==> flow/design.v <==
module c6502
(
    input               clock,
    input               ce,
    input               reset_n,
    output      [15:0]  address,
    input       [ 7:0]  in,
    output reg  [ 7:0]  out,
    output reg          we
);
assign address = cp ? ab : pc;
localparam
    LDC = 0,
    ZP  = 1,    ZPX = 2,    ZPY = 3,
    ABS = 4,    ABX = 5,    ABY = 6,    ABZ = 7,
    IX  = 8,    IX2 = 9,    IX3 = 10,
    IY  = 11,   IY2 = 12,   IY3 = 13,
    RUN = 14,   BRA = 15,
    JP1 = 16,   JP2 = 17,
    JND = 18,   TRM = 19,   POP = 20,   JSR = 21,
    RTS = 22;
localparam
    ORA = 0,    AND = 1,    EOR = 2,    ADC = 3,
    STA = 4,    LDA = 5,    CMP = 6,    SBC = 7,
    ASL = 8,    ROL = 9,    LSR = 10,   ROR = 11,
    BIT = 13,   DEC = 14,   INC = 15;
localparam
    DST_A = 0,  DST_X = 1,  DST_Y = 2,  DST_S = 3,
    SRC_D = 0,  SRC_X = 1,  SRC_Y = 2,  SRC_A = 3;
reg [ 7:0]  a, x, y, s, p;
reg         cp;
reg [ 4:0]  t;           
reg [ 2:0]  m;           
reg [15:0]  ab, pc;
reg [ 7:0]  op, w;       
reg [ 3:0]  alu;         
reg [ 1:0]  dst, src;
wire [8:0] zpx = in + x;
wire [8:0] zpy = in + y;
wire [3:0] bra = {p[1], p[0], p[6], p[7]};  
wire [7:0] sn  = s + 1;
always @(posedge clock)
if (reset_n == 1'b0) begin
    p  <= 8'b01100001;
    t  <= 1'b0;
    cp <= 1'b0;
    pc <= 16'h0000;
    a  <= 8'h80;
    x  <= 8'hFE;
    y  <= 8'hDA;
    s  <= 8'h00;
    we <= 1'b0;
end
else if (ce) begin
    we  <= 1'b0;
    case (t)
    LDC: begin
        pc  <= pc + 1;
        m   <= 0;
        op  <= in;
        dst <= DST_A;
        src <= SRC_D;
        casex (in)
        8'b010_011_00: t <= JP1;  
        8'b011_011_00: t <= JND;  
        8'b001_000_00: t <= JSR;  
        8'b011_000_00: t <= RTS;  
        8'bxxx_000_x1: t <= IX;
        8'bxxx_010_x1,
        8'b1xx_000_x0: t <= RUN;  
        8'bxxx_100_x1: t <= IY;
        8'bxxx_110_x1: t <= ABY;
        8'bxxx_001_xx: t <= ZP;
        8'bxxx_011_xx,
        8'b001_000_00: t <= ABS;
        8'b10x_101_1x: t <= ZPY;
        8'bxxx_101_xx: t <= ZPX;
        8'b10x_111_1x: t <= ABY;
        8'bxxx_111_xx: t <= ABX;
        8'bxxx_100_00: t <= BRA;
        default:       t <= RUN;
        endcase
        casex (in)
        8'bxxx_xxx_01: begin alu <= in[7:5]; end
        8'b100_xx1_x0: begin alu <= STA; end
        8'b101_xx1_x0,
        8'b101_000_x0,
        8'b101_010_00,
        8'b10x_010_10,
        8'b100_110_00: begin alu <= LDA; end
        8'b11x_000_00,
        8'b11x_xx1_00: begin alu <= CMP; end
        8'b001_0x1_00: begin alu <= BIT; end
        8'b110_xx1_10,
        8'b100_010_00,
        8'b110_010_10: begin alu <= DEC; end
        8'b111_xx1_10,
        8'b11x_010_00: begin alu <= INC; end
        8'b00x_110_00: begin p[0] <= in[5]; t <= LDC; end  
        8'b01x_110_00: begin p[2] <= in[5]; t <= LDC; end  
        8'b101_110_00: begin p[6] <= 1'b0;  t <= LDC; end  
        8'b11x_110_00: begin p[3] <= in[5]; t <= LDC; end  
        8'b0xx_010_10: begin alu <= {1'b1, in[7:5]}; src <= SRC_A; end
        8'b0xx_xx1_10: begin alu <= {1'b1, in[7:5]}; end
        8'b111_010_10: begin t <= LDC; end
        8'b100_110_10: begin t <= LDC; s <= x; end
        8'b101_110_10: begin x <= s; p[7] <= s[7]; p[1] <= s == 0; t <= LDC; end
        8'b0x0_010_00: begin
            t   <= TRM;
            we  <= 1;
            cp  <= 1;
            out <= in[6] ? a : (p | 8'h30);
            ab  <= {8'h01, s};
            s   <= s - 1;
        end
        8'b0x1_010_00: begin t <= POP; cp <= 1; ab <= {8'h01, sn}; s <= sn; end
        8'b011_000_00: begin cp <= 1; ab <= {8'h01, sn}; end
        endcase
        casex (in)
        8'h86, 8'hA6, 8'hB6, 8'h96, 8'h8E, 8'hAE,
        8'hBE, 8'hA2, 8'hCA, 8'hE8, 8'h9A,
        8'hE0, 8'b111_xx1_00:
            dst <= DST_X;
        8'hA0, 8'h84, 8'hA4, 8'h88, 8'hC8,
        8'h8C, 8'hAC, 8'h94, 8'hB4, 8'hBC,
        8'hC0, 8'b110_xx1_00:
            dst <= DST_Y;
        endcase
        case (in)
        8'hE8, 8'hCA, 8'h8A: src <= SRC_X;  
        8'h88, 8'hC8, 8'h98: src <= SRC_Y;  
        8'hA8, 8'hAA: src <= SRC_A;  
        endcase
    end
    ZP:  begin t <= RUN; ab <= in;       cp <= 1; pc <= pc + 1; end
    ZPX: begin t <= RUN; ab <= zpx[7:0]; cp <= 1; pc <= pc + 1; end
    ZPY: begin t <= RUN; ab <= zpy[7:0]; cp <= 1; pc <= pc + 1; end
    ABS: begin t <= ABZ; pc <= pc + 1; ab <= in; end
    ABX: begin t <= ABZ; pc <= pc + 1; ab <= zpx; end
    ABY: begin t <= ABZ; pc <= pc + 1; ab <= zpy; end
    ABZ: begin t <= RUN; pc <= pc + 1; ab[15:8] <= ab[15:8] + in; cp <= 1; end
    IX:  begin t <= IX2; pc <= pc + 1; cp <= 1; ab <= zpx[7:0]; end
    IY:  begin t <= IY2; pc <= pc + 1; cp <= 1; ab <= in; end
    IX2: begin t <= IX3; w  <= in; ab[7:0] <= ab[7:0] + 1; end
    IY2: begin t <= IY3; w  <= in; ab[7:0] <= ab[7:0] + 1; end
    IX3: begin t <= RUN; ab <= {in, w}; end
    IY3: begin t <= RUN; ab <= {in, w} + y; end
    BRA: begin t <= LDC; pc <= pc + 1 + ((bra[op[7:6]] == op[5]) ? {{8{in[7]}}, in[7:0]} : 0); end
    JP1: begin t <= JP2; pc <= pc + 1; w <= in; end
    JP2: begin t <= LDC; pc <= {in, w}; end
    JND: case (m)
        0: begin m <= 1;   ab[ 7:0] <= in; pc <= pc + 1; end
        1: begin m <= 2;   ab[15:8] <= in; pc <= pc + 1; cp <= 1; end
        2: begin m <= 3;   pc[ 7:0] <= in; ab[7:0] <= ab[7:0] + 1; end
        3: begin t <= LDC; pc[15:8] <= in; cp <= 0; end
    endcase
    POP: begin t <= LDC; cp <= 0; if (op[6]) begin a <= in; p[7] <= in[7]; p[1] <= in == 0; end else p <= in; end
    JSR: case (m)
        0: begin m <= 1; w  <= in; pc <= pc + 1; end
        1: begin m <= 2; we <= 1; out <= pc[15:8]; ab      <= {8'h01, s};  pc[15:8] <= in; cp <= 1;end
        2: begin m <= 3; we <= 1; out <= pc[ 7:0]; ab[7:0] <= ab[7:0] - 1; pc[7:0]  <= w;  end
        3: begin t <= LDC; cp <= 0; s <= s - 2; end
    endcase
    RTS: case (m)
        0: begin m <= 1;   pc[7:0] <= in; ab[7:0] <= ab[7:0] + 1; end
        1: begin t <= LDC; pc <= {in, pc[7:0]} + 1; s <= s + 2; cp <= 0; end
    endcase
    RUN: begin
        cp <= 0;
        t  <= LDC;
        casex (op) 8'bxxx_010_x1, 8'b1xx_000_x0: pc <= pc + 1; endcase
        casex (op)
            8'b100_xxx_01,
            8'b100_xx1_x0: begin t <= TRM; out <= R; we <= 1'b1; cp <= 1'b1; end
            8'bxxx_xxx_01,
            8'b0xx_010_10,
            8'b100_010_10,
            8'b100_110_00: begin a <= R; p <= F; end
            8'b101_xx1_00,
            8'b101_000_00,
            8'b1x0_010_00,
            8'b101_010_00: begin y <= R; p <= F; end
            8'b101_xx1_10,
            8'b101_000_10,
            8'b111_010_00,
            8'b110_010_10,
            8'b101_010_10: begin x <= R; p <= F; end
            8'b0xx_xx1_10,
            8'b11x_xx1_10: begin t <= TRM; out <= R; we <= 1'b1; cp <= 1'b1; p <= F; end
            8'b110_xxx_01,
            8'b11x_000_00,
            8'b11x_xx1_00,
            8'b001_0x1_00: begin p <= F; end
        endcase
    end
    TRM: begin cp <= 0; t <= LDC; end
    endcase
end
wire [7:0] op1 =
    dst == DST_A ? a :
    dst == DST_X ? x :
    dst == DST_Y ? y : s;
wire [7:0] op2 =
    src == SRC_A ? a :
    src == SRC_X ? x :
    src == SRC_Y ? y : in;
wire [8:0] R =
    alu == ORA ? op1 | op2 :
    alu == AND ? op1 & op2 :
    alu == EOR ? op1 ^ op2 :
    alu == ADC ? op1 + op2 + cin :
    alu == STA ? op1 :
    alu == LDA ? op2 :
    alu == CMP ? op1 - op2 :
    alu == SBC ? op1 - op2 - !cin :
    alu == ASL ? {op2[6:0], 1'b0} :
    alu == ROL ? {op2[6:0], cin} :
    alu == LSR ? {1'b0, op2[7:1]} :
    alu == ROR ? {cin, op2[7:1]} :
    alu == BIT ? op1 & op2 :
    alu == DEC ? op2 - 1 :
    alu == INC ? op2 + 1 : 0;
wire sign  =  R[7];         
wire zero  = ~|R[7:0];      
wire oadc  = (op1[7] ^ op2[7] ^ 1'b1) & (op1[7] ^ R[7]);
wire osbc  = (op1[7] ^ op2[7] ^ 1'b0) & (op1[7] ^ R[7]);
wire cin   =  p[0];
wire carry =  R[8];
wire [7:0] F =
    alu == ADC ? {sign, oadc, p[5:2], zero,  carry} :
    alu == CMP ? {sign,       p[6:2], zero, ~carry} :
    alu == SBC ? {sign, osbc, p[5:2], zero, ~carry} :
    alu == ASL || alu == ROL ? {sign, p[6:2], zero, op2[7]} :
    alu == LSR || alu == ROR ? {sign, p[6:2], zero, op2[0]} :
    alu == BIT ? {op2[7:6], p[5:2], zero, p[0]} :
                 {sign,     p[6:2], zero, p[0]};
endmodule
Ticket comment

==> From RTL to reports: c6502 <==
Each step is given for the RTL above and for the edited RTL.
Lines under "orig" count in the file above, lines under "edited" in the edited file.
"change" is "edited" less "orig", of the values as shown; "change_rel_pct" is that difference over "orig", in percent.
Operators carry their Yosys type and port widths (W data, S select, Z words).
{ "inputs": {"top": "c6502", "clk_port": "clock", "cell_library": "sky130hd", "pvt_corner": "tt_025C_1v80"} }

==> Edit of the RTL <==
Unified diff, file above to edited file.
The edited RTL no longer does the same as the RTL above: the edit was made by script, with no optimisation intended.
begin of diff
@@ -220,5 +220,5 @@
     alu == BIT ? op1 & op2 :
     alu == DEC ? op2 - 1 :
-    alu == INC ? op2 + 1 : 0;
+    alu == INC ? op2 - 1 : 0;
 wire sign  =  R[7];         
 wire zero  = ~|R[7:0];      
end of diff

==> Elaborated design <==
Counts by Yosys on the flattened word-level netlist (proc, flatten, opt, wreduce; memories kept). Register bits leave out memories and registers merged into their read ports (data or address). Print and check cells are left out. Cells with the same type and inputs are merged into one.
{ "bits": {"columns": ["element", "orig", "edited", "change", "change_rel_pct"], "rows": [
  ["regBits", 112, 112, 0, 0.00],
  ["output_inout_bits", 25, 25, 0, 0.00]
]} }
{ "op_classes": {"columns": ["element", "orig", "edited", "change", "change_rel_pct"], "rows": [
  ["addsub", 19, 18, -1, -5.26],
  ["equal", 171, 171, 0, 0.00],
  ["shifts", 1, 1, 0, 0.00],
  ["mux", 123, 123, 0, 0.00],
  ["bitwise", 11, 11, 0, 0.00],
  ["reduce_and_logical", 81, 81, 0, 0.00]
]} }
{ "ops": {"columns": ["operator", "orig", "edited", "change", "change_rel_pct"], "rows": [
  ["$add A8 B1 Y9 const B", 1, 0, -1, -100.00],
  ["$eq A8 B8 Y1 const B", 38, 38, 0, 0.00],
  ["$mux W8", 32, 32, 0, 0.00],
  ["$mux W1", 29, 29, 0, 0.00],
  ["$ne A2 B2 Y1 const B", 18, 18, 0, 0.00],
  ["$eq A5 B5 Y1 const B", 17, 17, 0, 0.00],
  ["$mux W9", 15, 15, 0, 0.00],
  ["$reduce_or A2 Y1", 15, 15, 0, 0.00],
  ["$pmux W8 S2", 12, 12, 0, 0.00],
  ["$eq A4 B4 Y1 const B", 9, 9, 0, 0.00],
  ["$eq A4 B3 Y1 const B", 8, 8, 0, 0.00],
  ["$eq A5 B4 Y1 const B", 8, 8, 0, 0.00],
  ["$eq A6 B6 Y1 const B", 8, 8, 0, 0.00],
  ["$reduce_and A5 Y1", 8, 8, 0, 0.00],
  ["$reduce_or A3 Y1", 8, 8, 0, 0.00],
  ["$eq A7 B7 Y1 const B", 7, 7, 0, 0.00],
  ["$pmux W1 S3", 7, 7, 0, 0.00],
  ["$ne A3 B3 Y1 const B", 6, 6, 0, 0.00],
  ["$eq A2 B1 Y1 const B", 4, 4, 0, 0.00],
  ["$eq A5 B3 Y1 const B", 4, 4, 0, 0.00],
  ["$mux W5", 4, 4, 0, 0.00],
  ["$ne A3 B2 Y1 const B", 4, 4, 0, 0.00],
  ["$ne A4 B4 Y1 const B", 4, 4, 0, 0.00],
  ["$not A1 Y1", 4, 4, 0, 0.00],
  ["$reduce_and A4 Y1", 4, 4, 0, 0.00],
  ["$reduce_and A6 Y1", 4, 4, 0, 0.00],
  ["$reduce_bool A2 Y1", 4, 4, 0, 0.00],
  ["$add A8 B8 Y9", 3, 3, 0, 0.00]
]} }
The list need not be complete.

==> Logic depth <==
Longest topological path by Yosys (ltp), each cell counted once; first at word level (registers and memories cut), then after technology mapping (sequential cells cut; the memories' decode and read muxes count).
{ "logic_depth": {"columns": ["element", "orig", "edited", "change", "change_rel_pct"], "rows": [
  ["word_depth", 31, 31, 0, 0.00],
  ["abc_area", "0", "0", null, null],
  ["depth_mapped", 17, 18, 1, 5.88]
]} }

==> Mapped cells and area <==
The flow's flattened synthesis, as Yosys stat reports it; memories are mapped. The netlist is that of the ABC_AREA named above (0 if unset); the other value can give another one.
{ "synth_totals": {"columns": ["element", "orig", "edited", "change", "change_rel_pct"], "rows": [
  ["cells", 1816, 1787, -29, -1.60],
  ["area_um2", 13761.9, 13696.9, -65.0, -0.47],
  ["sequential_area_um2", 3103.0, 3103.0, 0.0, 0.00],
  ["flip_flops", 133, 133, 0, 0.00]
]} }
{ "types": {"columns": ["cell", "orig", "edited", "change", "change_rel_pct"], "rows": [
  ["sky130_fd_sc_hd__nand2_1", 194, 163, -31, -15.98],
  ["sky130_fd_sc_hd__xnor2_1", 75, 62, -13, -17.33],
  ["sky130_fd_sc_hd__nand3_1", 56, 45, -11, -19.64],
  ["sky130_fd_sc_hd__nor2_1", 133, 142, 9, 6.77],
  ["sky130_fd_sc_hd__clkbuf_1", 108, 99, -9, -8.33],
  ["sky130_fd_sc_hd__or3_1", 22, 13, -9, -40.91],
  ["sky130_fd_sc_hd__nand2b_1", 17, 25, 8, 47.06],
  ["sky130_fd_sc_hd__a211o_1", 4, 12, 8, 200.00],
  ["sky130_fd_sc_hd__a22oi_1", 24, 17, -7, -29.17],
  ["sky130_fd_sc_hd__nor3b_1", 7, 14, 7, 100.00],
  ["sky130_fd_sc_hd__a21oi_1", 148, 142, -6, -4.05],
  ["sky130_fd_sc_hd__nor2b_1", 28, 34, 6, 21.43],
  ["sky130_fd_sc_hd__o211ai_1", 33, 38, 5, 15.15],
  ["sky130_fd_sc_hd__nor4_1", 12, 17, 5, 41.67],
  ["sky130_fd_sc_hd__a31oi_1", 25, 29, 4, 16.00],
  ["sky130_fd_sc_hd__o221ai_1", 15, 11, -4, -26.67],
  ["sky130_fd_sc_hd__o31ai_1", 14, 10, -4, -28.57],
  ["sky130_fd_sc_hd__o311ai_0", 11, 7, -4, -36.36]
]} }
The list need not be complete.

==> Path before layout <==
Source: OpenSTA report_checks on the synthesized netlist (no wires, ideal clock, input and output delay 20% of the period each), path of least setup slack; recovery checks are left aside. Register names are those of the netlist, which keeps one name where synthesis merged equal registers.
{ "synth_path": {"columns": ["element", "orig", "edited", "change", "change_rel_pct"], "rows": [
  ["kind", "input to register", "input to register", null, null],
  ["start", "input in[0]", "input in[1]", null, null],
  ["end", "register out[7]", "register out[7]", null, null],
  ["tclk_ns", 10.0, 10.0, 0.0, 0.00],
  ["setup_time_ns", 0.272, 0.158, -0.114, null],
  ["t_arrival_ns", 5.845, 5.525, -0.320, -5.47],
  ["path_slack_ns", 3.883, 4.318, 0.435, null],
  ["delay_ns", 4.117, 3.683, -0.434, -10.54],
  ["driving_pins", 15, 13, -2, -13.33],
  ["path_buffers", 0, 0, 0, null],
  ["period_less_setup_slack_ns", 6.117, 5.682, -0.435, -7.11]
]} }
"delay_ns" = arrival - input delay + setup time.
"driving_pins": output pins that drive a net of the path, with the launching flip-flop's if there is one; two outputs of one cell count as two.
"period_less_setup_slack_ns" is the clock period less the worst setup slack; recovery checks do not enter. This is arithmetic on one report: input and output delays are still those of the set period (20% each).
The rows between start and end are the longest chain of elaborated cells between them; the timing report does not say that the signal goes this way. Where chains are equally long, one stands for them.
Each line given opens the expression or statement behind the cell; cells for indexed reads and writes are added by Yosys, which also makes memories of some case tables.
At most two assigning lines are given for a register; there are more.
orig: Ways into the end's enable are left out, as the timed path ends at the data pin.
{ "synth_via_orig": {"cell_sequence": "sky130_fd_sc_hd__mux2_2 -> sky130_fd_sc_hd__o21a_1 -> sky130_fd_sc_hd__a21boi_0 -> sky130_fd_sc_hd__inv_1 -> sky130_fd_sc_hd__ha_1 -> sky130_fd_sc_hd__fa_1 -> sky130_fd_sc_hd__or3_1 -> sky130_fd_sc_hd__and3_1 -> sky130_fd_sc_hd__a2111oi_0 -> sky130_fd_sc_hd__nor3_1 -> sky130_fd_sc_hd__or4_1 -> sky130_fd_sc_hd__nand3_1 -> sky130_fd_sc_hd__nand4_1 -> sky130_fd_sc_hd__nand2_1 -> sky130_fd_sc_hd__o221ai_1", "elab_chain_len": 22} }
{ "synth_lines_orig": {"columns": ["element", "line", "text"], "rows": [
  ["start: declaration", 7, "input       [ 7:0]  in,"],
  ["$mux W8", 206, "src == SRC_Y ? y : in;"],
  ["$mux W8", 205, "src == SRC_X ? x :"],
  ["$mux W8", 204, "src == SRC_A ? a :"],
  ["$add A8 B1 Y9", 222, "alu == INC ? op2 + 1 : 0;"],
  ["$mux W9", 222, null],
  ["$mux W9", 221, "alu == DEC ? op2 - 1 :"],
  ["$mux W9", 220, "alu == BIT ? op1 & op2 :"],
  ["[7 not listed]", null, null],
  ["$mux W9", 212, "alu == STA ? op1 :"],
  ["$mux W9", 211, "alu == ADC ? op1 + op2 + cin :"],
  ["$mux W9", 210, "alu == EOR ? op1 ^ op2 :"],
  ["$mux W9", 209, "alu == AND ? op1 & op2 :"],
  ["$mux W9", 208, "alu == ORA ? op1 | op2 :"],
  ["$mux W8 x2", 172, "casex (op)"],
  ["$pmux W8 S3", 56, "case (t)"],
  ["end: assignment", 112, "out <= in[6] ? a : (p | 8'h30);"],
  ["end: assignment", 160, "1: begin m <= 2; we <= 1; out <= pc[15:8]; ab      <= {8'h01, s};  pc[15:8] <= in; cp <= 1;end"],
  ["end: declaration", 8, "output reg  [ 7:0]  out,"]
]} }
edited: Ways into the end's enable are left out, as the timed path ends at the data pin.
{ "synth_via_edited": {"cell_sequence": "sky130_fd_sc_hd__mux2i_4 -> sky130_fd_sc_hd__a211oi_1 -> sky130_fd_sc_hd__inv_1 -> sky130_fd_sc_hd__ha_1 -> sky130_fd_sc_hd__or2_1 -> sky130_fd_sc_hd__a211o_1 -> sky130_fd_sc_hd__a221o_1 -> sky130_fd_sc_hd__a211oi_4 -> sky130_fd_sc_hd__xor2_1 -> sky130_fd_sc_hd__o211a_1 -> sky130_fd_sc_hd__or3_4 -> sky130_fd_sc_hd__or3_4 -> sky130_fd_sc_hd__o211ai_1", "elab_chain_len": 22} }
{ "synth_lines_edited": {"columns": ["element", "line", "text"], "rows": [
  ["start: declaration", 7, "input       [ 7:0]  in,"],
  ["$mux W8", 206, "src == SRC_Y ? y : in;"],
  ["$mux W8", 205, "src == SRC_X ? x :"],
  ["$mux W8", 204, "src == SRC_A ? a :"],
  ["$sub A8 B1 Y9", 222, "alu == INC ? op2 - 1 : 0;"],
  ["$mux W9", 222, null],
  ["$mux W9", 221, "alu == DEC ? op2 - 1 :"],
  ["$mux W9", 220, "alu == BIT ? op1 & op2 :"],
  ["[7 not listed]", null, null],
  ["$mux W9", 212, "alu == STA ? op1 :"],
  ["$mux W9", 211, "alu == ADC ? op1 + op2 + cin :"],
  ["$mux W9", 210, "alu == EOR ? op1 ^ op2 :"],
  ["$mux W9", 209, "alu == AND ? op1 & op2 :"],
  ["$mux W9", 208, "alu == ORA ? op1 | op2 :"],
  ["$mux W8 x2", 172, "casex (op)"],
  ["$pmux W8 S3", 56, "case (t)"],
  ["end: assignment", 112, "out <= in[6] ? a : (p | 8'h30);"],
  ["end: assignment", 160, "1: begin m <= 2; we <= 1; out <= pc[15:8]; ab      <= {8'h01, s};  pc[15:8] <= in; cp <= 1;end"],
  ["end: declaration", 8, "output reg  [ 7:0]  out,"]
]} }

==> Worst path after layout <==
Path of least setup slack in the final report of each run of pair 1 (OpenROAD, finished layout, wires in). Where an end is a register, its clock arrival counts in the times.
{ "layout_path": {"columns": ["element", "orig", "edited", "change", "change_rel_pct"], "rows": [
  ["kind", "input to register", "input to register", null, null],
  ["start", "input in[0]", "input in[5]", null, null],
  ["end", "register out[7]", "register out[7]", null, null],
  ["tclk_ns", 10.0, 10.0, 0.0, 0.00],
  ["setup_time_ns", 0.27, 0.15, -0.12, null],
  ["t_arrival_ns", 7.27, 7.17, -0.10, -1.38],
  ["path_slack_ns", 2.90, 3.13, 0.23, null],
  ["driving_pins", 17, 16, -1, -5.88],
  ["path_buffers", 2, 2, 0, 0.00]
]} }
The rows between start and end are the longest chain of elaborated cells between them; the timing report does not say that the signal goes this way. Where chains are equally long, one stands for them.
At most two assigning lines are given for a register; there are more.
orig: Ways into the end's enable are left out, as the timed path ends at the data pin.
{ "layout_via_orig": {"cell_sequence": "sky130_fd_sc_hd__clkdlybuf4s50_1 -> sky130_fd_sc_hd__buf_4 -> sky130_fd_sc_hd__mux2_2 -> sky130_fd_sc_hd__o21a_1 -> sky130_fd_sc_hd__a21boi_0 -> sky130_fd_sc_hd__inv_1 -> sky130_fd_sc_hd__ha_1 -> sky130_fd_sc_hd__fa_1 -> sky130_fd_sc_hd__or3_1 -> sky130_fd_sc_hd__and3_1 -> sky130_fd_sc_hd__a2111oi_0 -> sky130_fd_sc_hd__nor3_1 -> sky130_fd_sc_hd__or4_1 -> sky130_fd_sc_hd__nand3_1 -> sky130_fd_sc_hd__nand4_1 -> sky130_fd_sc_hd__nand2_1 -> sky130_fd_sc_hd__o221ai_1", "elab_chain_len": 22} }
{ "layout_lines_orig": {"columns": ["element", "line", "text"], "rows": [
  ["start: declaration", 7, "input       [ 7:0]  in,"],
  ["$mux W8", 206, "src == SRC_Y ? y : in;"],
  ["$mux W8", 205, "src == SRC_X ? x :"],
  ["$mux W8", 204, "src == SRC_A ? a :"],
  ["$add A8 B1 Y9", 222, "alu == INC ? op2 + 1 : 0;"],
  ["$mux W9", 222, null],
  ["$mux W9", 221, "alu == DEC ? op2 - 1 :"],
  ["$mux W9", 220, "alu == BIT ? op1 & op2 :"],
  ["[7 not listed]", null, null],
  ["$mux W9", 212, "alu == STA ? op1 :"],
  ["$mux W9", 211, "alu == ADC ? op1 + op2 + cin :"],
  ["$mux W9", 210, "alu == EOR ? op1 ^ op2 :"],
  ["$mux W9", 209, "alu == AND ? op1 & op2 :"],
  ["$mux W9", 208, "alu == ORA ? op1 | op2 :"],
  ["$mux W8 x2", 172, "casex (op)"],
  ["$pmux W8 S3", 56, "case (t)"],
  ["end: assignment", 112, "out <= in[6] ? a : (p | 8'h30);"],
  ["end: assignment", 160, "1: begin m <= 2; we <= 1; out <= pc[15:8]; ab      <= {8'h01, s};  pc[15:8] <= in; cp <= 1;end"],
  ["end: declaration", 8, "output reg  [ 7:0]  out,"]
]} }
edited: Ways into the end's enable are left out, as the timed path ends at the data pin.
{ "layout_via_edited": {"cell_sequence": "sky130_fd_sc_hd__clkdlybuf4s50_1 -> sky130_fd_sc_hd__buf_4 -> sky130_fd_sc_hd__inv_1 -> sky130_fd_sc_hd__o211a_1 -> sky130_fd_sc_hd__o31ai_4 -> sky130_fd_sc_hd__inv_1 -> sky130_fd_sc_hd__ha_1 -> sky130_fd_sc_hd__or2_2 -> sky130_fd_sc_hd__a2111oi_0 -> sky130_fd_sc_hd__a211oi_2 -> sky130_fd_sc_hd__nor3_1 -> sky130_fd_sc_hd__xor2_1 -> sky130_fd_sc_hd__o211a_1 -> sky130_fd_sc_hd__or3_4 -> sky130_fd_sc_hd__or3_4 -> sky130_fd_sc_hd__o211ai_1", "elab_chain_len": 22} }
{ "layout_lines_edited": {"columns": ["element", "line", "text"], "rows": [
  ["start: declaration", 7, "input       [ 7:0]  in,"],
  ["$mux W8", 206, "src == SRC_Y ? y : in;"],
  ["$mux W8", 205, "src == SRC_X ? x :"],
  ["$mux W8", 204, "src == SRC_A ? a :"],
  ["$sub A8 B1 Y9", 222, "alu == INC ? op2 - 1 : 0;"],
  ["$mux W9", 222, null],
  ["$mux W9", 221, "alu == DEC ? op2 - 1 :"],
  ["$mux W9", 220, "alu == BIT ? op1 & op2 :"],
  ["[7 not listed]", null, null],
  ["$mux W9", 212, "alu == STA ? op1 :"],
  ["$mux W9", 211, "alu == ADC ? op1 + op2 + cin :"],
  ["$mux W9", 210, "alu == EOR ? op1 ^ op2 :"],
  ["$mux W9", 209, "alu == AND ? op1 & op2 :"],
  ["$mux W9", 208, "alu == ORA ? op1 | op2 :"],
  ["$mux W8 x2", 172, "casex (op)"],
  ["$pmux W8 S3", 56, "case (t)"],
  ["end: assignment", 112, "out <= in[6] ? a : (p | 8'h30);"],
  ["end: assignment", 160, "1: begin m <= 2; we <= 1; out <= pc[15:8]; ab      <= {8'h01, s};  pc[15:8] <= in; cp <= 1;end"],
  ["end: declaration", 8, "output reg  [ 7:0]  out,"]
]} }

==> Layout results <==
Both versions went through the flow (Yosys, OpenROAD) with the same settings in each pair. Constraints: input delay and output delay 20% of the set period each, output load 0.01 pF.
{ "flow_settings_pair_1": {"CORE_UTILIZATION": 40, "period_ns": 10.0, "CAP_MARGIN": 20, "CORE_MARGIN": 2, "SLEW_MARGIN": 20} }
{ "results_pair_1": {"columns": ["element", "orig", "edited", "change", "change_rel_pct"], "rows": [
  ["synth_area_um2", 13761.9, 13696.9, -65.0, -0.47],
  ["die_um2", 35904.6, 35738.0, -166.6, -0.46],
  ["stdcell_area_um2", 14920.6, 14935.6, 15.0, 0.10],
  ["utilization_pct", 44.3, 44.4, 0.1, null],
  ["timing.setup.ws_ns", 2.895, 3.127, 0.232, null],
  ["tns_setup_ns", 0.000, 0.000, 0.000, null],
  ["hold_ws_ns", 0.468, 0.487, 0.019, null],
  ["final_power_mw", 1.993, 2.023, 0.030, 1.51],
  ["achieved_clock_period_ns", 7.105, 6.873, -0.232, -3.27]
]} }
{ "flow_settings_pair_2": {"CELL_PAD_IN_SITES_GLOBAL_PLACEMENT": 2, "CORE_MARGIN": 4, "CORE_UTILIZATION": 27, "CTS_CLUSTER_SIZE": 47, "GPL_TIMING_DRIVEN": 1, "MAX_ROUTING_LAYER": "met4", "PLACE_DENSITY_LB_ADDON": 0.19, "SLEW_MARGIN": 25, "TNS_END_PERCENT": 75, "period_ns": 10.7, "CAP_MARGIN": 20} }
{ "results_pair_2": {"columns": ["element", "orig", "edited", "change", "change_rel_pct"], "rows": [
  ["synth_area_um2", 13761.9, 13696.9, -65.0, -0.47],
  ["die_um2", 54646.1, 54396.2, -249.9, -0.46],
  ["stdcell_area_um2", 15319.7, 15275.9, -43.8, -0.29],
  ["utilization_pct", 30.5, 30.4, -0.1, null],
  ["timing.setup.ws_ns", 3.474, 3.920, 0.446, null],
  ["tns_setup_ns", 0.000, 0.000, 0.000, null],
  ["hold_ws_ns", 0.465, 0.476, 0.011, null],
  ["final_power_mw", 1.940, 1.915, -0.025, -1.29],
  ["achieved_clock_period_ns", 7.226, 6.780, -0.446, -6.17]
]} }
"achieved_clock_period_ns" means the clock period less the worst setup slack. The figure is calculated, with input and output delays left at 20% of the set period.
"final_power_mw" rests on the timing tool's default activity at the inputs, not on a simulated workload.
